==> flow/design.v <==
`timescale 1ns / 1ps
module SHIFT #
(
	parameter SPI_LEN = 4'd8 
) 
 (
  input Clk,
  input SckWr, 
  input SckRd, 
  input Rst,   
  input IsLoad,
  input [SPI_LEN-1:0] DataIn, 
  input SftIn, 
  input SftEn, 
  output SftOut, 
  output reg [SPI_LEN-1:0]DataOut 
  );
  reg [SPI_LEN-1:0] DataInt; 
  assign SftOut=DataInt[7];  
  always @( posedge Clk )
    if( !Rst )begin 
		DataInt <= 0;
		DataOut <= 0;
	 end
	 else if(IsLoad ) DataInt <= DataIn; 
    else if( SftEn ) begin
		if(SckWr) DataInt <= { DataInt [SPI_LEN-2:0], 1'b0 }; 
		if(SckRd) DataOut <= { DataOut [SPI_LEN-2:0], SftIn };
    end
endmodule
`timescale 1ns / 1ps
module spi #
(
parameter SPI_LEN = 4'd8, 
parameter SPI_DIV = 4'd1  
) 
(
Clk,Rst,Sck,Mosi,Miso,RdData,WrData,IsSta,IsDone
);  
input  Clk; 
input  Rst; 
output Sck;  
output Mosi;
input  Miso;
output [SPI_LEN -1:0] RdData;
input  [SPI_LEN -1:0] WrData;
input  IsSta; 
output IsDone;
reg  [1:0] SckState;  
reg  s; 
reg  SckEn;  
reg  IsDone; 
reg  [6:0]SckC;  
reg  [3:0]BitC;  
wire SftOut; 
reg  Sck,SckD1;
wire SckUp,SckNp;
assign SckUp=Sck&&(!SckD1);
assign SckNp=!Sck&&(SckD1);
always @(posedge Clk) if(!Rst) SckD1 <= 1'b0; else SckD1 <= Sck;
always @(posedge Clk)
if(!Rst) BitC <= 4'd0; else
if(SckEn && SckUp) BitC <= BitC + 1'b1; else if(BitC == SPI_LEN) BitC<=4'd0;
assign Mosi=  SftOut ; 
always @(posedge Clk)
if(!Rst)begin
		s<=1'b0; IsDone <= 1'b0; SckEn <= 1'b0;
end
else begin 
		case(s)
		0:  
		begin IsDone <= 1'b0; SckEn <= 1'b0; if( IsSta )s<= 1'b1; end
		1: 
		begin  
		SckEn<=1'b1; if(BitC == SPI_LEN)begin SckEn <= 1'b0; IsDone <= 1'b1; s <= 1'b0;end
		end
		endcase
end
always @(posedge Clk)
if(!Rst)begin SckC <= 7'd0; Sck <= 1'b0; SckState <= 2'd0;end
else begin
		case( SckState )
		0: 
		begin SckC <= 7'd0; Sck <= 1'd0; if( SckEn ) SckState <= 2; end
		1:
		begin 
		Sck <= 1'b1; if( SckC >= SPI_DIV ) begin SckState <= 2; SckC <= 7'd0; end else SckC <= SckC + 1'b1;
		end
		2: 
		begin 
		Sck <= 1'b0;
		if( SckC >= SPI_DIV ) begin  SckC<=7'd0; if( SckEn ) SckState <= 1; else SckState <= 0; end 
		else SckC <= SckC + 1'b1; 
		end
		endcase
end
wire  IsSpiLd;
assign IsSpiLd = IsSta;
			SHIFT#
				(
					.SPI_LEN(SPI_LEN)  
				)
			SHIFT_INST
				( 
					.Clk(Clk), 
					.Rst(Rst),
					.SckWr(SckNp),
					.SckRd(SckUp),
					.IsLoad(IsSpiLd), 
					.DataIn(WrData), 
					.SftIn(Miso), 
					.SftEn(SckEn),  
					.SftOut(SftOut), 
					.DataOut(RdData) 
				 );
endmodule
`timescale 1ns / 1ps
`timescale 1ns / 1ps
module display(clk,rst_n,Sftclk,Lchclk,SDout,Srst_n,Dpy0,Dpy1,Dpy2,Dpy3);
input clk;
input rst_n;
output Sftclk;
output Lchclk;
output SDout;
output Srst_n;
input  [3:0]Dpy0;
input  [3:0]Dpy1;
input  [3:0]Dpy2;
input  [3:0]Dpy3;
parameter 
		zero = 8'b1100_0000,
		one  = 8'b1111_1001,
		two  = 8'b1010_0100,
		three= 8'b1011_0000,
		four = 8'b1001_1001,
		five = 8'b1001_0010,
		six  = 8'b1000_0010,
		seven= 8'b1111_1000,
		eight= 8'b1000_0000,
		nine = 8'b1001_0000;
parameter 
		IDLE =0,
		BYT0 =1,
		BYT0W=2,
		BYT1 =3,
		BYT1W=4;
reg Lchclk;
reg Srst_n;
reg rdy;
reg IsSta;
reg [7:0]WrData;
reg [2:0]s;
reg [2:0]Dpy_n;
reg [3:0]dp;
reg [3:0]data;
reg [7:0]dat;
wire IsDone;
wire [7:0] RdData;
always @(posedge clk or negedge rst_n)begin
	if(!rst_n)begin 
		IsSta <= 1'b0; s<= 1'b0; Lchclk <= 1'b0; Srst_n <= 1'b0;
		rdy <= 1'b0; WrData <= 8'd0;
	end
	else begin
		case(s)
		0 : 
		begin IsSta <= 0; s <= 3'd1; rdy <=0; Srst_n <= 1; end  
		1,2:  
		s <= s + 1'b1;
		3:    
		begin WrData <= dp; IsSta <= 1; Srst_n <=1; s <= 4; Lchclk <= 0;end 
		4:   
		begin IsSta <=0; if( IsDone ) begin s <= 5; Lchclk <= 0; end end   
		5 :   
		begin WrData <= dat ;IsSta <= 1;s <= 6; end     
		6:   
		begin IsSta <=0; if( IsDone ) begin s <= 0; Lchclk <= 1;rdy <= 1;end end
	endcase
	end
end
always @(posedge clk or negedge rst_n) begin
	if(!rst_n)
		Dpy_n <= 3'd0;
	else begin 
			if( rdy ) begin Dpy_n <= Dpy_n + 3'd1; 
			if( Dpy_n == 3'd3 ) Dpy_n <= 3'd0; end	
	end
end
always @( posedge clk or negedge rst_n)begin
		if(!rst_n) begin data <= 4'd0; dp <= 4'd0; end
		else
			case ( Dpy_n ) 
			0:
			begin data <= Dpy0;dp <= 4'b1000;end
			1:
			begin data <= Dpy1;dp <= 4'b0100;end
			2:
			begin data <= Dpy2;dp <= 4'b0010;end
			3:
			begin data <= Dpy3;dp <= 4'b0001;end
			endcase
end
always @(posedge clk or negedge rst_n)begin
		if(!rst_n) dat <= 8'd0;
		else
			case( data ) 
				0: dat <= zero; 
				1: dat <= one;
				2: dat <= two;
				3: dat <= three;
				4: dat <= four;
				5: dat <= five;
				6: dat <= six;
				7: dat <= seven;
				8: dat <= eight;
				9: dat <= nine;
			endcase
end
localparam SPI_LEN =4'd8;
localparam SPI_DIV =4'd1;
spi#(
	.SPI_LEN(SPI_LEN), 
	.SPI_DIV(SPI_DIV)
)
hc595x2(
				.Clk(clk),
				.Rst(rst_n),
				.Sck(Sftclk),
				.Mosi(SDout),
				.Miso(1'b0),
				.RdData(RdData),
				.WrData(WrData),
				.IsSta(IsSta),
				.IsDone(IsDone)
				);
endmodule
module binary2bcd(
      clk,
      rst_n,
      binary,
      state_en,
		refresh,
		BCD
);
parameter   b_length      = 10;
parameter   bcd_len       = 16;
parameter   idle              = 5'b00001;
parameter   shift             = 5'b00010;
parameter   wait_judge   = 5'b00100;
parameter   judge           = 5'b01000;
parameter   add_3          = 5'b10000;
input       clk;
input       rst_n;
input    [b_length-1:0]  binary;
input      state_en;
input refresh;
output reg [bcd_len-1:0]  BCD;
reg  [b_length-1:0]  reg_binary;     
reg  [3:0]    bcd0, bcd1, bcd2, bcd3;
reg  [3:0]    shift_time;                    
reg   [5:0]    c_state, n_state;
reg      add3_en;
reg      change_done;
reg refresh_r;
always@(posedge clk or negedge rst_n)
begin
        if(!rst_n)
              refresh_r <= 1'b0;
       else if(refresh)
             refresh_r <= 1'b1;
end
always@(posedge clk or negedge rst_n)
begin
        if(!rst_n)
              c_state <= idle;
       else
             c_state <= n_state;
end
always@(posedge clk or negedge rst_n)
begin
       if(!rst_n)
                  n_state <= idle;
       else
               case(n_state)
					idle:begin
                               if((binary!=0)&&(state_en == 1'b1)&&(refresh_r == 1'b1))
                                       n_state <= shift;
                              else
                                      n_state <= idle;
                          end
					shift: n_state <= wait_judge;
					wait_judge: begin
										if(change_done==1'b1)
                                    n_state <= idle;
                              else
                                    n_state <= judge;
									end
               judge:begin   
									 if(add3_en)
												n_state <= add_3;
									 else
												n_state <= shift;
                          end
               add_3:begin
                                 n_state <= shift;
                           end
               default: n_state <= idle;  
              endcase
end
always@(posedge clk or negedge rst_n)
begin
         if(!rst_n)
                  begin
                          shift_time  <= 4'b0;
                          change_done <= 1'b0;
                          add3_en  <= 1'b0;
                          reg_binary <= 0;
                          bcd0 <= 4'b0;
                          bcd1 <= 4'b0;
                          bcd2 <= 4'b0;
                          bcd3 <= 4'b0;
                          BCD <= 0;
                 end
         else
           case(n_state)
           idle:begin
                          shift_time <= b_length;
                          reg_binary <= binary;
                          bcd2     <= 4'b0;
                          bcd1     <= 4'b0;
                          bcd0     <= 4'b0;
								  bcd3 <= 4'd0;
                  end
          shift:begin 
                      {bcd3,bcd2,bcd1,bcd0,reg_binary} <= {bcd3,bcd2,bcd1,bcd0,reg_binary}<<1;
                      shift_time <= shift_time-1;
                      if(shift_time==1)     change_done <= 1'b1;
                      else                       change_done <= 1'b0;    
                 end
  wait_judge:begin
                       if((bcd3>=4'd5)||(bcd2>=4'd5)||(bcd1>=4'd5)||(bcd0>=4'd5))
                               add3_en <= 1;
                       else
                               add3_en <= 0;
                      if(change_done==1)   BCD <= {bcd3,bcd2,bcd1,bcd0};
                    end
        judge:  add3_en <= 0;
       add_3: begin
							  if(bcd3 >= 4'd5) bcd3 <= bcd3 + 4'b0011; else bcd3 <= bcd3;
                       if(bcd2>=4'd5) bcd2 <= bcd2 + 4'b0011; else bcd2 <= bcd2;
                       if(bcd1>=4'd5) bcd1 <= bcd1 + 4'b0011; else bcd1 <= bcd1;
                       if(bcd0>=4'd5) bcd0 <= bcd0 + 4'b0011; else bcd0 <= bcd0;
                   end
      default: begin
                           change_done <= 1'b0;
                           add3_en  <= 1'b0;
                  end
           endcase
        end
endmodule
`timescale 1ns / 1ps
module segment_driver(
    input clk,
    input rst_n,
	 input refresh,
	 input[9:0] bin,
	 output Sftclk,
	 output Lchclk,
	 output SDout
    );
wire[15:0] bcd_out;
binary2bcd my_binary2bcd(	.clk(clk),
									.rst_n(rst_n),
									.state_en(1'b1),
									.refresh(refresh),
									.binary(bin),
									.BCD(bcd_out));
display dpy_rssi(	.clk(clk),
						.rst_n(rst_n),
						.Dpy0(bcd_out[3:0]),
						.Dpy1(bcd_out[7:4]),
						.Dpy2(bcd_out[11:8]),
						.Dpy3(bcd_out[15:12]),
						.Sftclk(Sftclk),
						.Lchclk(Lchclk),
						.SDout(SDout));
endmodule
`timescale 1ns / 1ps
module speed_select(clk,rst_n,bps_start,clk_bps,uart_ctrl);
input[2:0] uart_ctrl;
input clk;	 
input rst_n;	
input bps_start;	
output clk_bps;	 
parameter 	bps9600 		= 5208,	 
			 	bps19200 	= 2604,	 
				bps38400 	= 1302,	 
				bps57600 	= 868,	 
				bps115200	= 434;	 
parameter 	bps9600_2 	    = 2604,
				bps19200_2	= 1302,
				bps38400_2	= 651,
				bps57600_2	= 434,
				bps115200_2 = 217;  
reg[12:0] bps_para;	
reg[12:0] bps_para_2;	
reg[12:0] cnt;			
reg clk_bps_r;			
wire[2:0] uart_ctrl_r = uart_ctrl;	 
always @ (posedge clk or negedge rst_n) begin
	if(!rst_n) begin 
			bps_para <= 13'd0;
			bps_para_2 <= 13'd0;	
		end
	else  begin
			case (uart_ctrl_r)	
				3'd0:	begin
						bps_para <= bps9600;
						bps_para_2 <= bps9600_2;
						end
				3'd1:	begin
						bps_para <= bps19200;
						bps_para_2 <= bps19200_2;
						end
				3'd2:	begin
						bps_para <= bps38400;
						bps_para_2 <= bps38400_2;
						end
				3'd3:	begin
						bps_para <= bps57600;
						bps_para_2 <= bps57600_2;
						end
				3'd4:	begin
						bps_para <= bps115200;
						bps_para_2 <= bps115200_2;
						end
				default:begin
				        bps_para <= bps9600;
						bps_para_2 <= bps9600_2;
						end
				endcase
		end
end
always @ (posedge clk or negedge rst_n)
	if(!rst_n) cnt <= 13'd0;
	else if(cnt<bps_para && bps_start) cnt <= cnt+1'b1;	
	else cnt <= 13'd0;
always @ (posedge clk or negedge rst_n)
	if(!rst_n) clk_bps_r <= 1'b0;
	else if(cnt==bps_para_2 && bps_start) clk_bps_r <= 1'b1;	 
	else clk_bps_r <= 1'b0;
assign clk_bps = clk_bps_r;
endmodule
module uart_rx(
				clk,rst_n,
				rs232_rx,rx_data,rx_int,
				clk_bps,bps_start
			);
input clk;		
input rst_n;	
input rs232_rx;	
input clk_bps;	
output reg bps_start;	
output[7:0] rx_data;	
output reg rx_int;	
reg rs232_rx0,rs232_rx1,rs232_rx2,rs232_rx3;	
wire neg_rs232_rx;	
always @ (posedge clk or negedge rst_n) 
	if(!rst_n) begin
		rs232_rx0 <= 1'b0;
		rs232_rx1 <= 1'b0;
		rs232_rx2 <= 1'b0;
		rs232_rx3 <= 1'b0;
	end
	else begin
		rs232_rx0 <= rs232_rx;
		rs232_rx1 <= rs232_rx0;
		rs232_rx2 <= rs232_rx1;
		rs232_rx3 <= rs232_rx2;
	end
assign neg_rs232_rx = rs232_rx3 & rs232_rx2 & ~rs232_rx1 & ~rs232_rx0;
reg[3:0] num;	
always @ (posedge clk or negedge rst_n)
	if(!rst_n) bps_start <= 1'b0;
	else if(!bps_start && neg_rs232_rx) bps_start <= 1'b1;	
	else if((num == 4'd9) && clk_bps) bps_start <= 1'b0;	
reg[7:0] rx_temp_data;	
always @ (posedge clk or negedge rst_n)
	if(!rst_n) begin
		rx_temp_data <= 8'd0;
		num <= 4'd0;
		rx_int <= 1'b0;
	end
	else if(bps_start) begin	
		if(clk_bps) begin		
			if(num < 4'd9) begin
				num <= num+1'b1;
				rx_int <= 1'b0;	
			end
			else begin
				num <= 4'd0;			
				rx_int <= 1'b1;			
			end
			case (num)
				4'd1: rx_temp_data[0] <= rs232_rx;	
				4'd2: rx_temp_data[1] <= rs232_rx;	
				4'd3: rx_temp_data[2] <= rs232_rx;	
				4'd4: rx_temp_data[3] <= rs232_rx;	
				4'd5: rx_temp_data[4] <= rs232_rx;	
				4'd6: rx_temp_data[5] <= rs232_rx;	
				4'd7: rx_temp_data[6] <= rs232_rx;	
				4'd8: rx_temp_data[7] <= rs232_rx;	
				default: ;
			endcase
		end
		else rx_int <= 1'b0;
	end
	else rx_int <= 1'b0;
assign rx_data = rx_temp_data;	
endmodule
`timescale 1ns / 1ps
module uart_tx(clk,rst_n,clk_bps,rx_data,rx_int,rs232_tx,bps_start);
input clk;		 
input rst_n;	
input clk_bps;		 
input[7:0] rx_data;	
input rx_int;		 
output rs232_tx;	 
output bps_start;	
reg rx_int0,rx_int1,rx_int2;	 
wire neg_rx_int;	 
always @ (posedge clk or negedge rst_n) begin
	if(!rst_n) begin
			rx_int0 <= 1'b0;
			rx_int1 <= 1'b0;
			rx_int2 <= 1'b0;
		end
	else begin
			rx_int0 <= rx_int;
			rx_int1 <= rx_int0;
			rx_int2 <= rx_int1;
		end
end
assign neg_rx_int =  ~rx_int1 & rx_int2;	 
reg[7:0] tx_data;	
reg bps_start_r;
reg tx_en;	
reg[3:0] num;
always @ (posedge clk or negedge rst_n) begin
	if(!rst_n) begin
			bps_start_r <= 1'b0;
			tx_en <= 1'b0;
			tx_data <= 8'd0;
		end
	else if(neg_rx_int) begin	
			bps_start_r <= 1'b1;
			tx_data <= rx_data;	
			tx_en <= 1'b1;		
		end
	else if(num==4'd11) begin	
			bps_start_r <= 1'b0;
			tx_en <= 1'b0;
		end
end
assign bps_start = bps_start_r;
reg rs232_tx_r;
always @ (posedge clk or negedge rst_n) begin
	if(!rst_n) begin
			num <= 4'd0;
			rs232_tx_r <= 1'b1;
		end
	else if(tx_en) begin
			if(clk_bps)	begin
					num <= num+1'b1;
					case (num)
						4'd0:	rs232_tx_r <= 1'b0; 	
						4'd1:	rs232_tx_r <= tx_data[0];	 
						4'd2:	rs232_tx_r <= tx_data[1];	 
						4'd3: rs232_tx_r <= tx_data[2];	 
						4'd4: rs232_tx_r <= tx_data[3];	 
						4'd5: rs232_tx_r <= tx_data[4];	 
						4'd6: rs232_tx_r <= tx_data[5];	 
						4'd7:	rs232_tx_r <= tx_data[6];	 
						4'd8: rs232_tx_r <= tx_data[7];	 
						4'd9: rs232_tx_r <= 1'b1;	
					 	default: rs232_tx_r <= 1'b1;
						endcase
				end
			else if(num==4'd11) num <= 4'd0;	
		end
end
assign rs232_tx = rs232_tx_r;
endmodule
`timescale 1ns / 1ps
module my_uart(clk,rst_n,rs232_rx,rs232_tx,tx_in,rx_out,rx_over,tx_write);
input clk;	 
input rst_n;	
input rs232_rx;	 
input[7:0] tx_in; 
input tx_write;   
output rs232_tx;	 
output[7:0] rx_out; 
output rx_over;     
wire bps_start_rx;	
wire clk_bps_rx;		 
speed_select		speed_rx(	.clk(clk),	
										.rst_n(rst_n),
										.bps_start(bps_start_rx),
										.clk_bps(clk_bps_rx),
										.uart_ctrl(3'd4)
										);
uart_rx			uart_rx(		.clk(clk),
									.rst_n(rst_n),
									.rs232_rx(rs232_rx),
									.clk_bps(clk_bps_rx),
									.bps_start(bps_start_rx),
									.rx_data(rx_out),
									.rx_int(rx_over)
									);
wire bps_start_tx;	
wire clk_bps_tx;		 
speed_select		speed_tx(	.clk(clk),	
										.rst_n(rst_n),
										.bps_start(bps_start_tx),
										.clk_bps(clk_bps_tx),
										.uart_ctrl(3'd4)
										);
uart_tx			uart_tx(		.clk(clk),
									.rst_n(rst_n),
									.clk_bps(clk_bps_tx),
									.rx_data(tx_in),
									.rx_int(~tx_write),
									.rs232_tx(rs232_tx),
									.bps_start(bps_start_tx)
									);
endmodule
`timescale 1ns / 1ps
module controller(
    input clk,
    input rst_n,
    input [7:0] rx_out,		 
    input rx_over,			 
	 input [7:0] recv_in,	 
	 input recv_write,	 
    output [7:0] tx_in,	 
    output tx_write,		 
	 output recv_ce,		 
	 output recv_rst,		 
	 output [7:0] scode,	 
	 output scode_rdy,	 
	 output [7:0]level	 
    );
parameter CMD_RESET = 1;
parameter CMD_ON = 2;
parameter CMD_OFF = 3;
parameter CMD_STATUS = 4;
parameter CMD_SILENCE = 5;
parameter CMD_LEVEL = 6;
parameter STATE_IDLE = 0;
parameter STATE_RESET = 1;
parameter STATE_ON = 2;
parameter STATE_OFF = 3;
parameter STATE_STATUS = 4;
parameter STATE_SILENCE = 5;
parameter STATE_RETURN = 6;
parameter STATE_LEVEL = 7;
reg rx_over_r;
wire rx_over_pos;
always @ (posedge clk or negedge rst_n) begin
	if(!rst_n) begin
		rx_over_r <= 1'b0;
		end
	else begin
		rx_over_r <= rx_over;
		end
end
assign rx_over_pos = ~rx_over_r & rx_over;
reg recv_en;	
reg ctr_out;	
reg recv_rst_r;	
reg[3:0] para_cnt;	
reg[7:0] para_buf;
reg[15:0] out_cnt;
reg[3:0] state;
reg[3:0] state_r;
reg[7:0] level_r;
reg[7:0] scode_r;
reg scode_rdy_r;
reg[7:0] tx_in_r;		
reg tx_write_r;
always @ (posedge clk or negedge rst_n) begin
	if(!rst_n) begin
		recv_en <= 1'b0;
		ctr_out <= 1'b0;
		recv_rst_r <= 1'b1;
		level_r <= 8'd100;
		para_cnt <= 4'd0;
		para_buf <= 8'd0;
		out_cnt <= 16'd0;
		state <= STATE_IDLE;
		tx_in_r <= 8'd0;
		tx_write_r <= 1'b0;
		scode_r <= 8'd0;
		scode_rdy_r <= 1'd0;
		end
	else begin
		case(state)
			STATE_IDLE: begin
				if (rx_over_pos) begin
					case(rx_out)
						CMD_RESET: begin  
							state <= STATE_RESET;
							end
						CMD_ON: begin
							state <= STATE_ON;
							end
						CMD_OFF: begin
							state <= STATE_OFF;
							end
						CMD_STATUS: begin
							out_cnt <= 16'd20000;
							state <= STATE_STATUS;
							end
						CMD_SILENCE: state <= STATE_SILENCE;
						CMD_LEVEL: state <= STATE_LEVEL;
						default: state <= STATE_RETURN;
						endcase
					end
				end
			STATE_RESET: begin
					scode_r <= 8'd0;
					scode_rdy_r <= 1'b1;
					recv_rst_r <= 1'b0;
					state <= STATE_RETURN;
				end
			STATE_ON: begin
					scode_r <= 8'd1;
					scode_rdy_r <= 1'b1;
					recv_en <= 1'b1;
					state <= STATE_RETURN;
				end
			STATE_OFF: begin
					scode_r <= 8'd2;
					scode_rdy_r <= 1'd1;
					recv_en <= 1'b0;
					state <= STATE_RETURN;
				end
			STATE_STATUS: begin
					ctr_out <= 1'b1;
					out_cnt <= out_cnt - 16'd1;
					if (out_cnt == 16'd20000) tx_write_r <= 1'b0;
					else if (out_cnt == 16'd19998) begin
							tx_in_r <= {6'd0, recv_en, ctr_out};
							tx_write_r <= 1'b1;
						end
					else if (out_cnt == 16'd10008) begin
							tx_write_r <= 1'b0;
						end
					else if (out_cnt == 16'd9998) begin
							tx_in_r <= level_r;
							tx_write_r <= 1'b1;
						end
					else if (out_cnt == 16'd0)state <= STATE_RETURN;
				end
			STATE_SILENCE: begin
					if (rx_over_pos) begin
						para_buf <= rx_out;
						state <= STATE_RETURN;
					end else
						state <= STATE_SILENCE;
				end
			STATE_LEVEL: begin
					if (rx_over_pos) begin
						scode_r <= rx_out;
						scode_rdy_r <= 1'd1;
						level_r <= rx_out;
						state <= STATE_RETURN;
					end else
						state <= STATE_LEVEL;
				end
			STATE_RETURN: begin
					case(state_r)
						STATE_RESET: begin
								recv_rst_r <= 1'b1;
								state <= STATE_RETURN;
							end
						STATE_ON: begin
								ctr_out <= 1'b1;
								if (recv_en == 1'b1) tx_in_r <= 8'd1;
								else tx_in_r <= 8'd2;
								tx_write_r <= 1'b1;
								state <= STATE_RETURN;
							end
						STATE_OFF: begin
								ctr_out <= 1'b1;
								if (recv_en == 1'b0) tx_in_r <= 8'd1;
								else tx_in_r <= 8'd2;
								tx_write_r <= 1'b1;
								state <= STATE_RETURN;
							end
						STATE_STATUS: begin	 
								if (recv_en == 1'b1) tx_in_r <= 8'd1;
								else tx_in_r <= 8'd2;
								tx_write_r <= 1'b1;
								state <= STATE_RETURN;
							end
						STATE_SILENCE: begin
								if (para_buf == 8'd1) ctr_out <= 1'b1;
								else ctr_out <= 1'b0;
								state <= STATE_RETURN;
							end
						STATE_LEVEL: begin
								tx_in_r <= 8'd1;
								tx_write_r <= 1'b1;
								state <= STATE_RETURN;
							end
						STATE_RETURN: begin
								tx_write_r <= 1'b0;
								scode_rdy_r <= 1'd0;
								state <= STATE_IDLE;
							end
					endcase
				end
			default:	state <= STATE_IDLE;
		endcase
	end
end
always @ (posedge clk or negedge rst_n) begin
	if(!rst_n) begin
		state_r <= STATE_IDLE;
		end
	else begin
		state_r <= state;
		end
end
assign tx_in = ctr_out ? tx_in_r : recv_in;
assign tx_write = ctr_out ? tx_write_r : recv_write;
assign recv_rst = recv_rst_r;
assign recv_ce = recv_en;
assign scode = scode_r;
assign scode_rdy = scode_rdy_r;
assign level = level_r;
endmodule
`timescale 1ns / 1ps
module ad_driver(
    input clk,
    input ce,
    input rst_n,
    input[7:0] din,
    output clk_out,
	 output reg[7:0] dout,
    output ready
    );
reg[3:0] cnt;
always@(posedge clk or negedge rst_n)begin
	if (!rst_n)	cnt <= 4'd0;
	else if (ce)	cnt <= cnt + 4'd1;
end
reg clk_r;
always@(posedge clk or negedge rst_n)begin
	if (!rst_n) begin
		clk_r <= 1'b0;
	end
	else if (ce) begin
		if (cnt == 7)	clk_r <= 1'b1;
		else if (cnt == 15) clk_r <= 1'b0;
	end
end
reg rdy;
always@(posedge clk or negedge rst_n)begin
	if (!rst_n) begin
		dout <= 0;
		rdy <= 1'b0;
	end
	else if (ce) begin
		if (cnt == 8'd10) begin
			dout <= din;
			rdy <= 1'b1;
		end
		else rdy <= 1'b0;
	end
end
assign ready = rdy;
assign clk_out = clk_r;
endmodule
`timescale 1ns / 1ps
module manchester(
    input [15:0] din,
    output [7:0] dout
    );
assign dout[7] = din[15] & (~din[14]);
assign dout[6] = din[13] & (~din[12]);
assign dout[5] = din[11] & (~din[10]);
assign dout[4] = din[9] & (~din[8]);
assign dout[3] = din[7] & (~din[6]);
assign dout[2] = din[5] & (~din[4]);
assign dout[1] = din[3] & (~din[2]);
assign dout[0] = din[1] & (~din[0]);
endmodule
`timescale 1ns / 1ps
module get_data(
	input clk,
    input ce,
   input rst_n,
	input bin,
	input ben,
   output [15:0] uid,
	output [7:0] zid,
	output [7:0] cnt,
	output [7:0] ftype,
   output drdy
   );
parameter HEAD = 4'b1100;
parameter TAIL = 4'b0011;
reg[87:0] bbuf;
always @ (posedge clk or negedge rst_n)
	if(!rst_n) bbuf <= 0;
	else if (ce) begin
	 if (ben) bbuf <= {bbuf[86:0], bin};
	end
wire[15:0] uid_m;
manchester huid_manchester(	.din(bbuf[83:68]),
										.dout(uid_m[15:8]));
manchester luid_manchester(	.din(bbuf[67:52]),
										.dout(uid_m[7:0]));
wire[7:0] zid_m;
manchester zid_manchester(	.din(bbuf[51:36]),
									.dout(zid_m));
wire[7:0] cnt_m;
manchester cnt_manchester(	.din(bbuf[19:4]),
									.dout(cnt_m));
wire[7:0] type_m;
manchester type_manchester(	.din(bbuf[35:20]),
										.dout(type_m));
reg[15:0] uid_r;
reg[7:0] zid_r;
reg[7:0] cnt_r;
reg[7:0] type_r;
reg drdy_r;
always @ (posedge clk or negedge rst_n) begin
	if(!rst_n) begin
		uid_r <= 0;
		zid_r <= 0;
		cnt_r <= 0;
		type_r <= 0;
		drdy_r <= 0;
	end
	else if (ce) begin
	 if (ben) begin
		if ((bbuf[87:84] == HEAD) && (bbuf[3:0] == TAIL)) begin
			uid_r <= uid_m;
			zid_r <= zid_m;
			cnt_r <= cnt_m;
			type_r <= type_m;
			drdy_r <= 1'b1;
		end
	end 
	else drdy_r <= 1'b0;
	end
end
assign uid = uid_r;
assign zid = zid_r;
assign cnt = cnt_r;
assign ftype = type_r;
assign drdy = drdy_r;
endmodule
`timescale 1ns / 1ps
module get_rssi(
	input clk,
    input ce,
   input rst_n,
   input [7:0] din,
   input den,
	input bin,
	input ben,
   output [7:0] dout,
   output drdy
   );
parameter IDLE = 0;
parameter CAL = 1;
parameter OUT = 2;
reg[255:0] d_buf;
always @ (posedge clk or negedge rst_n)
	if(!rst_n) d_buf <= 0;
	else if (ce) begin
	 if(den) d_buf <= {d_buf[247:0], din[7:0]};
	end
wire[7:0] d_delay;
assign d_delay = d_buf[255:248];
reg[1:0] state;
reg[15:0] sum;
reg aver_rdy;
always @ (posedge clk or negedge rst_n) begin
	if(!rst_n) begin
		state <= IDLE;
		sum <= 0;
		aver_rdy <= 1'b0;
	end
	else if (ce) begin
	 begin
		case(state)
			IDLE: begin
				aver_rdy <= 1'b0;
				if (den) begin
					sum <= sum - d_delay;
					state <= CAL;
					end
				else state <= IDLE;
				end
			CAL: begin
				sum <= sum + din;
				aver_rdy <= 1'b1;
				state <= IDLE;
				end
			OUT: begin
				state <= IDLE;
				end
			default: state <= IDLE;
		endcase
	end
	end
end
reg[7:0] aver;
always @ (posedge clk or negedge rst_n)
	if(!rst_n) aver <= 0;
	else if (ce) begin
	 if(aver_rdy) aver <= sum[13:6];
	end
reg[7:0] llv;
always @ (posedge clk or negedge rst_n)
	if(!rst_n) llv <= 0;
	else if (ce) begin
	 if(ben == 1 && bin == 0) llv <= aver;
	end
reg[7:0] hlv;
always @ (posedge clk or negedge rst_n)
	if(!rst_n) hlv <= 0;
	else if (ce) begin
	 if(ben == 1 && bin == 1) hlv <= aver;
	end
reg ben_r;
always @ (posedge clk or negedge rst_n)
	if(!rst_n) ben_r <= 1'b0;
	else if (ce) begin
	 ben_r <= ben;
	end
reg[7:0] rssi;
reg rssi_rdy;
always @ (posedge clk or negedge rst_n)
	if(!rst_n) begin
		rssi <= 0;
		rssi_rdy <= 1'b0;
	end
	else if (ce) begin
	 if(ben_r && bin == 1) begin
		rssi <= hlv - llv;
		rssi_rdy <= 1'b1;
	end
	else rssi_rdy <= 1'b0;
	end
reg[511:0] rssi_buf;
always @ (posedge clk or negedge rst_n)
	if(!rst_n) rssi_buf <= 0;
	else if (ce) begin
	 if(rssi_rdy) rssi_buf <= {rssi_buf[503:0], rssi[7:0]};
	end
wire[7:0] rssi_delay;
assign rssi_delay = rssi_buf[511:504];
reg[1:0] rstate;
reg[15:0] rsum;
reg rssi_aver_rdy;
always @ (posedge clk or negedge rst_n) begin
	if(!rst_n) begin
		rstate <= IDLE;
		rsum <= 0;
		rssi_aver_rdy <= 1'b0;
	end
	else if (ce) begin
	 begin
		case(rstate)
			IDLE: begin
				rssi_aver_rdy <= 1'b0;
				if (rssi_rdy) begin
					rsum <= rsum - rssi_delay;
					rstate <= CAL;
					end
				else rstate <= IDLE;
				end
			CAL: begin
				rsum <= rsum + rssi;
				rssi_aver_rdy <= 1'b1;
				rstate <= IDLE;
				end
			OUT: begin
				rssi_aver_rdy <= 1'b1;
				rstate <= IDLE;
				end
			default: rstate <= IDLE;
		endcase
	end
	end
end
wire[7:0] rssi_aver;
assign rssi_aver = rsum[14:7];
assign dout = rssi_aver;
assign drdy = rssi_aver_rdy;
endmodule
`timescale 1ns / 1ps
module frame_out(
    input clk,
    input ce,
	 input rst_n,
    input [15:0] uid,
    input [7:0] zid,
    input [7:0] cnt,
    input [7:0] ftype,
    input [7:0] rssi,
	 input den,
    output [7:0] dout,
    output drdy
    );
parameter HEAD = 8'hCA;
parameter TAIL = 8'hFE;
parameter O_DURTION = 6000;
reg trans_start;
wire trans_start_pos;
reg[20:0] ocnt;
reg[3:0] fcnt;
always @ (posedge clk or negedge rst_n)
	if(!rst_n) trans_start <= 0;
	else if (ce) begin
	 if (den) trans_start <= 1;
	else if (fcnt > 7) trans_start <= 0;
	end
reg[63:0] frame_buf;
always @ (posedge clk or negedge rst_n)
	if(!rst_n) frame_buf <= 0;
	else if (ce) begin
	 if (trans_start_pos) frame_buf[63:0] <= {HEAD[7:0], uid[15:0], zid[7:0], cnt[7:0], ftype[7:0], rssi[7:0], 8'hFE};
	else if (ocnt == O_DURTION && trans_start == 1) frame_buf[63:0] <= {frame_buf[55:0], 8'd0};
	end
reg trans_start_r;
always @ (posedge clk or negedge rst_n)
	if(!rst_n) trans_start_r <= 0;
	else if (ce) begin
	 trans_start_r <= trans_start;
	end
assign trans_start_pos = trans_start & (~trans_start_r);
always @ (posedge clk or negedge rst_n)
	if(!rst_n) ocnt <= 0;
	else if (ce) begin
	 if (trans_start_pos) ocnt <= 0;
	else if (trans_start == 1)begin
		if (ocnt < O_DURTION) ocnt <= ocnt + 1;
		else ocnt <= 0;
		end
	else ocnt <= 0;
	end
always @ (posedge clk or negedge rst_n)
	if(!rst_n) fcnt <= 0;
	else if (ce) begin
	 if (trans_start_pos) fcnt <= 0;
	else if (trans_start == 1)begin
		if (ocnt == O_DURTION) fcnt <= fcnt + 1;
		end
	else fcnt <= 0;
	end
reg[7:0] dout_r;
reg drdy_r;
always @ (posedge clk or negedge rst_n) begin
	if(!rst_n) begin
		dout_r <= 0;
		drdy_r <= 1'b0;
	end
	else if (ce) begin
	 if (trans_start == 1 && ocnt == 50) begin
		dout_r <= frame_buf[63:56];
		drdy_r <= 1'b1;
	end
	else drdy_r <= 1'b0;
	end
end
assign dout = dout_r;
assign drdy = drdy_r;
endmodule
`timescale 1ns / 1ps
module Num_creat(rst,ahead,behind,Num);
input rst,ahead,behind;
output [3:0] Num; 
reg [3:0] Num;
parameter N=4'b1000;
always @(ahead or behind)
		begin
			case({ahead,behind})
				2'b10:		Num = N+4'b0001;
				2'b01: 		Num = N-4'b0001;
				default: 	Num = N;
			endcase
		end
endmodule
`timescale 1ns / 1ps
module Loop_Filter(rst,ahead_in,behind_in,ahead_out,behind_out);
input rst,ahead_in,behind_in;
output ahead_out,behind_out;
assign ahead_out = ahead_in;
assign behind_out = behind_in;
endmodule
`timescale 1ns / 1ps
module phase_detector(rst,clk,clk_pe,clk_ne,clk_low1,ppmdata,Num_in,enable,ahead,behind); 
input rst,clk,clk_pe,clk_ne,clk_low1,enable,ppmdata;
input [3:0] Num_in;
output ahead,behind;
parameter N = 4'b1000;
reg[3:0] adder,count_num,adder_mid,adder_mid_ahead;
reg add_permit,ahead_mid,behind_mid;
reg firstbit;
always @(posedge clk or negedge rst)
begin
	if(!rst)
		begin
			add_permit <= 1'b0;
			count_num <= 4'b0000;
			adder <= 4'b0000;
			adder_mid <= N/2;
			adder_mid_ahead <=N/2;
			firstbit <= 1'b0;
		end
	else if (clk_pe)
		begin
			if(enable && Num_in == N)
				begin	
					adder_mid_ahead <= adder_mid;
					add_permit <= 1'b1;
					count_num <= count_num + 4'b0001;
					firstbit <= ppmdata;
					adder <= adder + {1'b0,1'b0,1'b0,ppmdata};
				end
			if(!enable && Num_in == N && add_permit)
				begin
					if(count_num == N-4'b0001)
						begin
							count_num <= 4'b0000;
							adder_mid <= adder + {1'b0,1'b0,1'b0,ppmdata};
							adder <= 4'b0000;
						end
					else
						begin
							count_num <=count_num +4'b0001;
							adder <= adder + {1'b0,1'b0,1'b0,ppmdata};
						end
				end
			else if(Num_in != N)
				begin
					firstbit <= ppmdata;
					add_permit <= 1'b0;
					count_num <= 4'b0000;
					adder <= 4'b0000;
					adder_mid <= N/2;
					firstbit <= 1'b0;
				end
		end
end
always @(posedge clk or negedge rst)
begin
	if(!rst)
		begin
			ahead_mid <= 1'b0;
			behind_mid <= 1'b0;
		end
	else if (clk_ne)
		begin
			if(enable && Num_in == N)
				begin
					if((adder_mid < N/2 && !firstbit && adder_mid >0)||(adder_mid > N/2 && adder_mid < N && firstbit))
						begin
							ahead_mid <= 1'b1 ;
							behind_mid <= 1'b0;
						end
					else if((adder_mid < N/2 && adder_mid >0 && firstbit)||(adder_mid > N/2 && adder_mid <N && !firstbit))	
						begin
							ahead_mid <= 1'b0;
							behind_mid <= 1'b1 ;
						end
					else if(adder_mid == N )
						begin
							if(adder_mid_ahead == 0)
								begin
									ahead_mid <= 1'b1 ;
									behind_mid <= 1'b0 ;
								end
							else
								begin
									ahead_mid <= ahead_mid ;
									behind_mid <= behind_mid ;
								end
						end
					else if(adder_mid ==0)
						begin
							if(adder_mid_ahead == N)
								begin
									ahead_mid <= 1'b1 ;
									behind_mid <= 1'b0 ;
								end
							else
								begin
									ahead_mid <= ahead_mid ;
									behind_mid <= behind_mid ;
								end
						end	
					else
						begin	
							ahead_mid <= 1'b0 ;
							behind_mid <= 1'b0 ;
						end
				end
			else
				begin
					ahead_mid <= 1'b0 ;
					behind_mid <= 1'b0 ;					
				end
		end
end
assign ahead = ahead_mid & enable;
assign behind = behind_mid &enable;
endmodule		
`timescale 1ns / 1ps
module clock_devide(rst,Num,clk,clk_pe,enable,clk_low);
input rst,clk,clk_pe;
input[3:0] Num;
output enable,clk_low;
reg enable,clk_low1;
reg[3:0] counter;
reg[3:0] Num_here;
wire clk_low;
parameter N=4'b1000;
assign clk_low=~clk_low1;
always @(posedge clk or negedge rst)
begin
	if(!rst)
		begin
			enable <= 1'b0;
			counter <= 4'b0000;
			clk_low1 <= 1'b0;
			Num_here <= N;
		end
	else if (clk_pe)
		begin
			counter <= counter + 4'b0001;
			case(counter)
				4'b0000:
					begin
						clk_low1 <= ~clk_low1;
						Num_here <= Num;
						enable <= 1'b0;
					end
				N/2:
					begin
						clk_low1 <= ~clk_low1;
					end
				Num_here-4'b0001:
					begin
						enable <= 1'b1;
						counter <= 4'b0000;
					end
				default:	;
			endcase
		end
end
endmodule
`timescale 1ns / 1ps
module bit_synchronize(rst,clk,clk_pe,clk_ne,ppmdata,clk_low); 
input clk,clk_pe,clk_ne,ppmdata,rst;
output clk_low;
wire[3:0] Num;
wire clk_low1 = 1'b0;
wire enable,ahead,behind,ahead_final,behind_final; 
phase_detector 	U1(rst,clk,clk_pe,clk_ne,clk_low1,ppmdata,Num,enable,ahead,behind); 
Loop_Filter  	U2(rst,ahead,behind,ahead_final,behind_final);
Num_creat		U3(rst,ahead_final,behind_final,Num);
clock_devide	U4(rst,Num,clk,clk_pe,enable,clk_low);
endmodule
`timescale 1ns / 1ps
module get_bit(
    input clk,
    input ce,
    input rst_n,
    input din,
    output reg dout,
    output reg drdy
    );
parameter BPS = 125_000;
parameter BPS_CNT = 50000000/2/BPS/8;
reg[199:0] din_r;
always @ (posedge clk or negedge rst_n)
	if(!rst_n) din_r <= 0;
	else if (ce) begin
	 din_r <= {din_r[198:0], din};
	end
reg clk_8th;		
reg[21:0] cnt;
always @ (posedge clk or negedge rst_n) begin
	if(!rst_n) begin
			clk_8th <= 1'b0;
			cnt <= 22'd0;
		end
	else if (ce) begin
	 begin
		if(cnt == BPS_CNT)	begin
			clk_8th <= ~clk_8th;
			cnt <= 22'd0;
		end
		else begin
			cnt <= cnt + 22'd1;
		end
	end
	end
end
wire syn_out;
wire clk_tick = ce && (cnt == BPS_CNT);
wire clk_pe = clk_tick && !clk_8th;
wire clk_ne = clk_tick && clk_8th;
bit_synchronize bit_syn(.clk(clk),
								.clk_pe(clk_pe),
								.clk_ne(clk_ne),
								.rst(rst_n),
								.ppmdata(din),
								.clk_low(syn_out));
reg syn_out_buf;
always @ (posedge clk or negedge rst_n) begin
	if(!rst_n) begin
		syn_out_buf <=  1'b0;
	end
	else if (ce) begin
	 begin
		syn_out_buf <=  syn_out;
	end
	end
end
wire syn_neg;
assign syn_neg = ~syn_out & syn_out_buf;
always @ (posedge clk or negedge rst_n) begin
	if(!rst_n) begin
		dout <= 1'b0;
		drdy <= 1'b0;
	end
	else if (ce) begin
	 begin
		if(syn_neg) begin
			dout <= din;
			drdy <= 1'b1;
		end
		else begin
			drdy <= 1'b0;
		end
	end
	end
end
endmodule
`timescale 1ns / 1ps
module receiver(
    input clk,
    input ce,
    input rst_n,
	 input [7:0] level,
    input [7:0] din,
    input den,
    output [7:0] dout,
    output drdy,
	 output test1,
	 output test2
    );
parameter IDLE = 0;
parameter CAL = 1;
parameter OUT = 2;
wire bdata;
assign bdata = (din > level) ? 1'b1 : 1'b0;
wire bout;
wire brdy;
get_bit get_bit(	.clk(clk),
				.ce(ce),
				.rst_n(rst_n),
				.din(bdata),
				.dout(bout),
				.drdy(brdy));
wire [7:0] rssi;
wire rssi_rdy;
get_rssi get_rssi(	.clk(clk),
				.ce(ce),
							.rst_n(rst_n),
							.din(din),
							.den(den),
							.bin(bout),
							.ben(brdy),
							.dout(rssi),
							.drdy(rssi_rdy));
wire[15:0] uid;
wire[7:0] zid;
wire[7:0] cnt;
wire[7:0] ftype;
wire data_rdy;
get_data get_data(	.clk(clk),
				.ce(ce),
							.rst_n(rst_n),
							.bin(bout),
							.ben(brdy),
							.uid(uid),
							.zid(zid),
							.cnt(cnt),
							.ftype(ftype),
							.drdy(data_rdy));
reg[20:0] data_rdy_r;
always @ (posedge clk or negedge rst_n)
	if (!rst_n) data_rdy_r <= 0;
	else if (ce) begin
	 data_rdy_r <= {data_rdy_r[19:0], data_rdy};
	end
frame_out frame_out(	.clk(clk),
				.ce(ce),
							.rst_n(rst_n),
							.uid(uid),
							.zid(zid),
							.cnt(cnt),
							.ftype(ftype),
							.rssi(rssi),
							.den(data_rdy_r[8]),
							.dout(dout),
							.drdy(drdy));				
assign test1 = bdata;
assign test2 = brdy;
endmodule
`timescale 1ns / 1ps
module apollo_top(
	input clk,
   input rst_n,
	input rs232_rx,	 
	output rs232_tx,	 
	input[7:0] in_ad_data,
	output out_ad_clk,
	output Sftclk,
	output Lchclk,
	output SDout,
	output test1,
	output test2
    );
wire[7:0] tx_in;
wire tx_write;
wire[7:0] rx_out;
wire rx_over;
my_uart	uart(	.clk(clk),
					.rst_n(rst_n),
					.rs232_rx(rs232_rx),
					.rs232_tx(rs232_tx),
					.tx_in(tx_in),
					.tx_write(tx_write),
					.rx_out(rx_out),
					.rx_over(rx_over)
					);
wire[7:0] recv_in;
wire recv_write;
wire recv_en;
wire recv_rst;
wire [7:0] scode;
wire scode_rdy;
wire [7:0] level;
controller controller(	.clk(clk),
								.rst_n(rst_n),
								.rx_out(rx_out),
								.rx_over(rx_over),
								.recv_in(recv_in),
								.recv_write(recv_write),
								.tx_in(tx_in),
								.tx_write(tx_write),
								.recv_ce(recv_en),
								.recv_rst(recv_rst),
								.scode(scode),
								.scode_rdy(scode_rdy),
								.level(level)
								);
segment_driver segment(	.clk(clk),
								.rst_n(rst_n),
								.bin({2'b00, scode}),
								.refresh(scode_rdy),
								.Sftclk(Sftclk),
								.Lchclk(Lchclk),
								.SDout(SDout));
wire[7:0] ad_data_in;
wire ad_data_rdy;
wire recv_rst_n = rst_n & recv_rst;
ad_driver ad_driver(	.clk(clk),
							.ce(recv_en),
							.rst_n(recv_rst_n),
							.din(in_ad_data),
							.clk_out(out_ad_clk),
							.dout(ad_data_in),
							.ready(ad_data_rdy));
receiver receiver(	.clk(clk),
							.ce(recv_en),
							.rst_n(recv_rst_n),
							.level(level),
							.din(ad_data_in),
							.den(ad_data_rdy),
							.dout(recv_in),
							.drdy(recv_write),
							.test1(test1),
							.test2(test2));
endmodule
Reports on apollo_top
Tool output for the design above, in the order of the flow.
Lines are those of the file above, counted from 1.
Library cell names are shortened.
{ "inputs": {"top_module": "apollo_top", "clock": "clk", "lib": "sky130hd", "lib_corner": "tt_025C_1v80"} }

Word-level counts
Counts by Yosys on the flattened word-level netlist (proc, flatten, opt, wreduce; memories kept). Register bits leave out memories and registers merged into their read ports (data or address). Print and check cells are left out.
{ "bits": {"reg_bits": 1387, "out_inout_bits": 7, "ram_bits": 0, "clocked_rd_ports_x_width": 0, "mem_bits_ro": 0, "latch_bits": 0, "mem_count": 0} }
{ "op_classes": {"n_reduce_logical": 155, "logic": 101, "n_div": 0, "n_mul": 0, "n_addsub": 27, "mux": 171, "eq_ne": 125, "n_cmp": 15, "n_shift": 0} }
{ "ops": {"columns": ["operator", "count"], "rows": [
  ["two-way mux 64 bit", 2],
  ["two-way mux 4 bit", 32],
  ["parallel mux 16 bit (select 2 bit)", 3],
  ["equality test 4 x 3 -> 1 bit (second input constant)", 23],
  ["parallel mux 8 bit (select 10 bit)", 1],
  ["AND reduction 2 bit", 36],
  ["two-way mux 8 bit", 9],
  ["two-way mux 16 bit", 4],
  ["two-way mux 21 bit", 3],
  ["two-way mux 1 bit", 63],
  ["AND reduction 3 bit", 19],
  ["equality test 4 bit (second input constant)", 13],
  ["NOT 1 bit", 51],
  ["AND 1 bit", 50],
  ["parallel mux 4 bit (select 3 bit)", 4],
  ["nonzero test 2 bit", 22],
  ["equality test 4 x 2 -> 1 bit (second input constant)", 11],
  ["parallel mux 3 bit (select 6 bit)", 2],
  ["equality test 16 x 14 -> 1 bit (second input constant)", 2],
  ["equality test 16 x 15 -> 1 bit (second input constant)", 2],
  ["adder 16 x 8 -> 16 bit", 2],
  ["subtractor 16 x 8 -> 16 bit", 2],
  ["equality test 4 x 32 -> 1 bit", 1],
  ["parallel mux 8 bit (select 4 bit)", 1],
  ["parallel mux 1 bit (select 2 bit)", 16],
  ["parallel mux 8 bit (select 2 bit)", 2],
  ["parallel mux 4 bit (select 4 bit)", 2],
  ["parallel mux 6 bit (select 5 bit)", 1]
]} }
Not listed: further kinds 80, cells in them 215.

Logic depth
Longest topological path by Yosys (ltp), each cell counted once; first at word level (registers and memories cut), then after technology mapping (sequential cells cut; the memories' decode and read muxes count).
{ "logic_depth": {"depth_word": 8, "ABC_AREA": 0, "ltp_mapped": 13} }

Mapped cells and area
The flow's flattened synthesis, as Yosys stat reports it; memories are mapped. The netlist is that of the ABC_AREA named above (0 if unset); the other value can give another one.
{ "types": {"columns": ["cell", "count", "area_total_um2"], "rows": [
  ["dfrtp_1", 1337, 3.35E+04],
  ["mux2_2", 947, 1.07E+04],
  ["nand2_1", 425, 1595.28],
  ["ha_1", 107, 1.34E+03],
  ["o21ai_0", 240, 1.2E+03],
  ["nor2_1", 179, 671.894],
  ["clkbuf_1", 168, 630.605],
  ["dfxtp_1", 27, 540.518],
  ["xnor2_1", 61, 534.262],
  ["nand2b_1", 77, 481.712],
  ["a21oi_1", 95, 475.456],
  ["xor2_1", 50, 437.92],
  ["mux2i_1", 43, 430.413],
  ["inv_1", 102, 382.867],
  ["a31oi_1", 60, 375.36],
  ["nand3_1", 73, 365.35],
  ["dfstp_2", 12, 315.302],
  ["a21o_1", 26, 195.187]
]} }
Other cell types: 74; their cells: 394.
{ "mapped": {"flip_flops": 1376, "cell_count": 4423, "seqArea_um2": 34312.9, "yosys_area_um2": 57009.7, "buf_cells": 193} }
By module: a second synthesis without flattening, with its own total; a netlist apart from the flattened one above.
{ "unflattened": {"cells_unflattened": 5726, "area_unflattened_um2": 61134.9} }
Each row is one instance without its submodules.
{ "by_module": {"columns": ["mod", "instances", "mod_area_um2", "cells"], "rows": [
  ["get_rssi", 1, 33195.6, 3220],
  ["get_data", 1, 4805.9, 277],
  ["frame_out", 1, 4718.3, 478],
  ["controller", 1, 3234.4, 318],
  ["speed_select", 2, 1521.5, 152],
  ["binary2bcd", 1, 2686.3, 264],
  ["display", 1, 1711.6, 172],
  ["get_bit", 1, 1290.0, 119],
  ["phase_detector", 1, 1088.5, 98],
  ["spi (SPI_LEN=8, SPI_DIV=1)", 1, 827.0, 91],
  ["uart_tx", 1, 793.3, 62],
  ["uart_rx", 1, 783.3, 63],
  ["SHIFT (SPI_LEN=8)", 1, 643.1, 71],
  ["ad_driver", 1, 581.8, 39]
]} }
Modules not listed: 9.

Path before layout
Path of least setup slack by OpenSTA after synthesis, without wires, with an ideal clock, recovery checks aside; 20% of the period is set as input and as output delay. Where synthesis merged equal registers, the netlist keeps one of their names.
{ "synth_path": {"path_type": "reg-to-output", "startpoint": "register controller.level_r[5]", "endpoint": "output test1", "driving_pins": 7, "required_time_ns": 16.000, "period_ns": 20.0, "delay_ns": 1.417, "arrival_ns": 1.417, "launch_ns": 0.000, "path_buffers": 0, "slack_ns": 14.583, "synth_period_reached_ns": 5.417} }
"delay_ns" is the arrival time less input delay plus setup time.
At an output port there is no setup time.
"driving_pins": output pins that drive a net of the path, with the launching flip-flop's if there is one; two outputs of one cell count as two.
"synth_period_reached_ns" is the clock period less the worst setup slack; recovery checks do not enter. This is arithmetic on one report: input and output delays are still those of the set period (20% each).
The rows between start and end are the longest chain of elaborated cells between them; the timing report does not say that the signal goes this way. Where chains are equally long, one stands for them.
A line is the first line of the expression or statement that the cell stems from. Yosys adds cells for indexed reads and writes and turns some case tables into memories.
{ "synth_between": {"path_cell_list": "dfstp_2 > inv_1 > ha_1 > a21o_1 > a21o_1 > a21oi_1 > a21oi_1", "elab_chain_cells": 2, "cone_cells": 2, "cone_classes": "compare (1); mux (1)"} }
{ "synth_rtl": {"columns": ["item", "line_no", "source"], "rows": [
  ["start: declaration", 686, "reg[7:0] level_r;"],
  ["start: assignment", 696, "level_r <= 8'd100;"],
  ["start: assignment", 776, "level_r <= rx_out;"],
  ["> comparator 8 bit", 1476, "assign bdata = (din > level) ? 1'b1 : 1'b0;"],
  ["two-way mux 1 bit", 1476, null],
  ["end: declaration", 1542, "output test1,"]
]} }

Worst path after layout
Path of least setup slack in the final report of run 3 (OpenROAD, finished layout, wires in). Where an end is a register, its clock arrival counts in the times.
{ "layout_path": {"path_type": "reg-to-output", "startpoint": "register ad_driver.dout[1]", "endpoint": "output test1", "launch_ns": 0.74, "period_ns": 5.04, "slack_ns": 0.80, "path_buffers": 1, "driving_pins": 8, "required_time_ns": 4.03, "arrival_ns": 3.23} }
The rows between start and end are the longest chain of elaborated cells between them; the timing report does not say that the signal goes this way. Where chains are equally long, one stands for them.
{ "layout_between": {"path_cell_list": "dfrtp_1 > ha_1 > nor2b_1 > o21a_1 > o21a_1 > o21bai_1 > a21oi_1 > clkdlybuf4s50_1", "elab_chain_cells": 2, "cone_cells": 2, "cone_classes": "compare (1); mux (1)"} }
{ "layout_rtl": {"columns": ["item", "line_no", "source"], "rows": [
  ["start: declaration", 851, "output reg[7:0] dout,"],
  ["start: assignment", 872, "dout <= 0;"],
  ["start: assignment", 877, "dout <= din;"],
  ["> comparator 8 bit", 1476, "assign bdata = (din > level) ? 1'b1 : 1'b0;"],
  ["two-way mux 1 bit", 1476, null],
  ["end: declaration", 1542, "output test1,"]
]} }

Hand-over note for apollo_top

Design apollo_top on sky130hd. What follows are 6 stored runs of the flow, each under its own settings; their order means nothing. The constraints put input and output delay at 20% of the set period each and load the outputs with 0.01 pF.
"critical setup path time" = time allowed to the worst setup path (clock period - input delay - output delay, where it has them) - its slack; a late launch clock adds to it, a late capture clock takes from it.
"total power of the final layout" is the tool's figure for a default switching activity; nothing was simulated.

==> run 1: settings <==
{ "ABC_AREA": 1, "CAP_MARGIN": 10, "CELL_PAD_IN_SITES_GLOBAL_PLACEMENT": 2, "CORE_ASPECT_RATIO": 1.49, "CORE_UTILIZATION": 57, "GPL_TIMING_DRIVEN": 0, "MAX_ROUTING_LAYER": "met4", "MIN_ROUTING_LAYER": "met2", "PLACE_DENSITY_LB_ADDON": 0.15, "SETUP_SLACK_MARGIN": -0.13, "SLEW_MARGIN": 40, "TNS_END_PERCENT": 60, "period_ns": 11.4, "CORE_MARGIN": 2 }
==> run 1: results <==
not finished: placement ended with error FLW-0024

==> run 2: settings <==
{ "CAP_MARGIN": 10, "CELL_PAD_IN_SITES_GLOBAL_PLACEMENT": 3, "CORE_ASPECT_RATIO": 0.78, "CORE_UTILIZATION": 57, "GPL_TIMING_DRIVEN": 1, "MAX_ROUTING_LAYER": "met4", "MIN_ROUTING_LAYER": "met2", "PLACE_DENSITY_LB_ADDON": 0.12, "SETUP_SLACK_MARGIN": -0.13, "SLEW_MARGIN": 40, "period_ns": 20.0, "CORE_MARGIN": 2 }
==> run 2: results <==
not finished: placement ended with error FLW-0024

==> run 3: settings <==
{ "CELL_PAD_IN_SITES_DETAIL_PLACEMENT": 2, "CORE_ASPECT_RATIO": 1.55, "CORE_UTILIZATION": 43, "CTS_CLUSTER_DIAMETER": 121, "GPL_ROUTABILITY_DRIVEN": 0, "PLACE_DENSITY_LB_ADDON": 0.18, "SLEW_MARGIN": 40, "period_ns": 5.04, "CAP_MARGIN": 20, "CORE_MARGIN": 2 }
==> run 3: results <==
total power of the final layout: 0.021398 W
standard-cell area after layout: 63689.8 µm²
die footprint: 135579.0 µm²
critical setup path time: 3.23 ns
class of the worst setup path: reg-to-output
setup slack of the worst path: 0.805 ns
area of the synthesized netlist: 57009.7 µm²
utilization of the finished layout: 48.3%

==> run 4: settings <==
{ "ABC_AREA": 1, "CAP_MARGIN": 5, "CELL_PAD_IN_SITES_DETAIL_PLACEMENT": 1, "CELL_PAD_IN_SITES_GLOBAL_PLACEMENT": 2, "CORE_ASPECT_RATIO": 1.55, "CORE_UTILIZATION": 59, "CTS_CLUSTER_DIAMETER": 121, "CTS_CLUSTER_SIZE": 50, "GPL_ROUTABILITY_DRIVEN": 1, "HOLD_SLACK_MARGIN": 0.08, "MAX_ROUTING_LAYER": "met4", "PLACE_DENSITY_LB_ADDON": 0.18, "SETUP_SLACK_MARGIN": 0.44, "SLEW_MARGIN": 35, "TNS_END_PERCENT": 55, "period_ns": 5.04, "CORE_MARGIN": 2 }
==> run 4: results <==
not finished: placement ended with error FLW-0024

==> run 5: settings <==
{ "CAP_MARGIN": 0, "CELL_PAD_IN_SITES_DETAIL_PLACEMENT": 0, "CELL_PAD_IN_SITES_GLOBAL_PLACEMENT": 2, "CORE_UTILIZATION": 25, "GPL_ROUTABILITY_DRIVEN": 1, "PLACE_DENSITY": 0.83, "SLEW_MARGIN": 0, "TNS_END_PERCENT": 40, "period_ns": 10.5, "CORE_MARGIN": 2 }
==> run 5: results <==
total power of the final layout: 0.010421 W
standard-cell area after layout: 65286.4 µm²
die footprint: 231876.0 µm²
critical setup path time: 3.35 ns
class of the worst setup path: reg-to-output
setup slack of the worst path: 5.053 ns
area of the synthesized netlist: 57009.7 µm²
utilization of the finished layout: 28.8%

==> run 6: settings <==
{ "ABC_AREA": 1, "CAP_MARGIN": 10, "CELL_PAD_IN_SITES_GLOBAL_PLACEMENT": 3, "CORE_ASPECT_RATIO": 1.49, "CORE_UTILIZATION": 57, "GPL_TIMING_DRIVEN": 1, "MAX_ROUTING_LAYER": "met4", "MIN_ROUTING_LAYER": "met2", "PLACE_DENSITY_LB_ADDON": 0.12, "SETUP_SLACK_MARGIN": -0.13, "SLEW_MARGIN": 40, "TNS_END_PERCENT": 60, "period_ns": 20.0, "CORE_MARGIN": 2 }
==> run 6: results <==
not finished: placement ended with error FLW-0024

End of note.
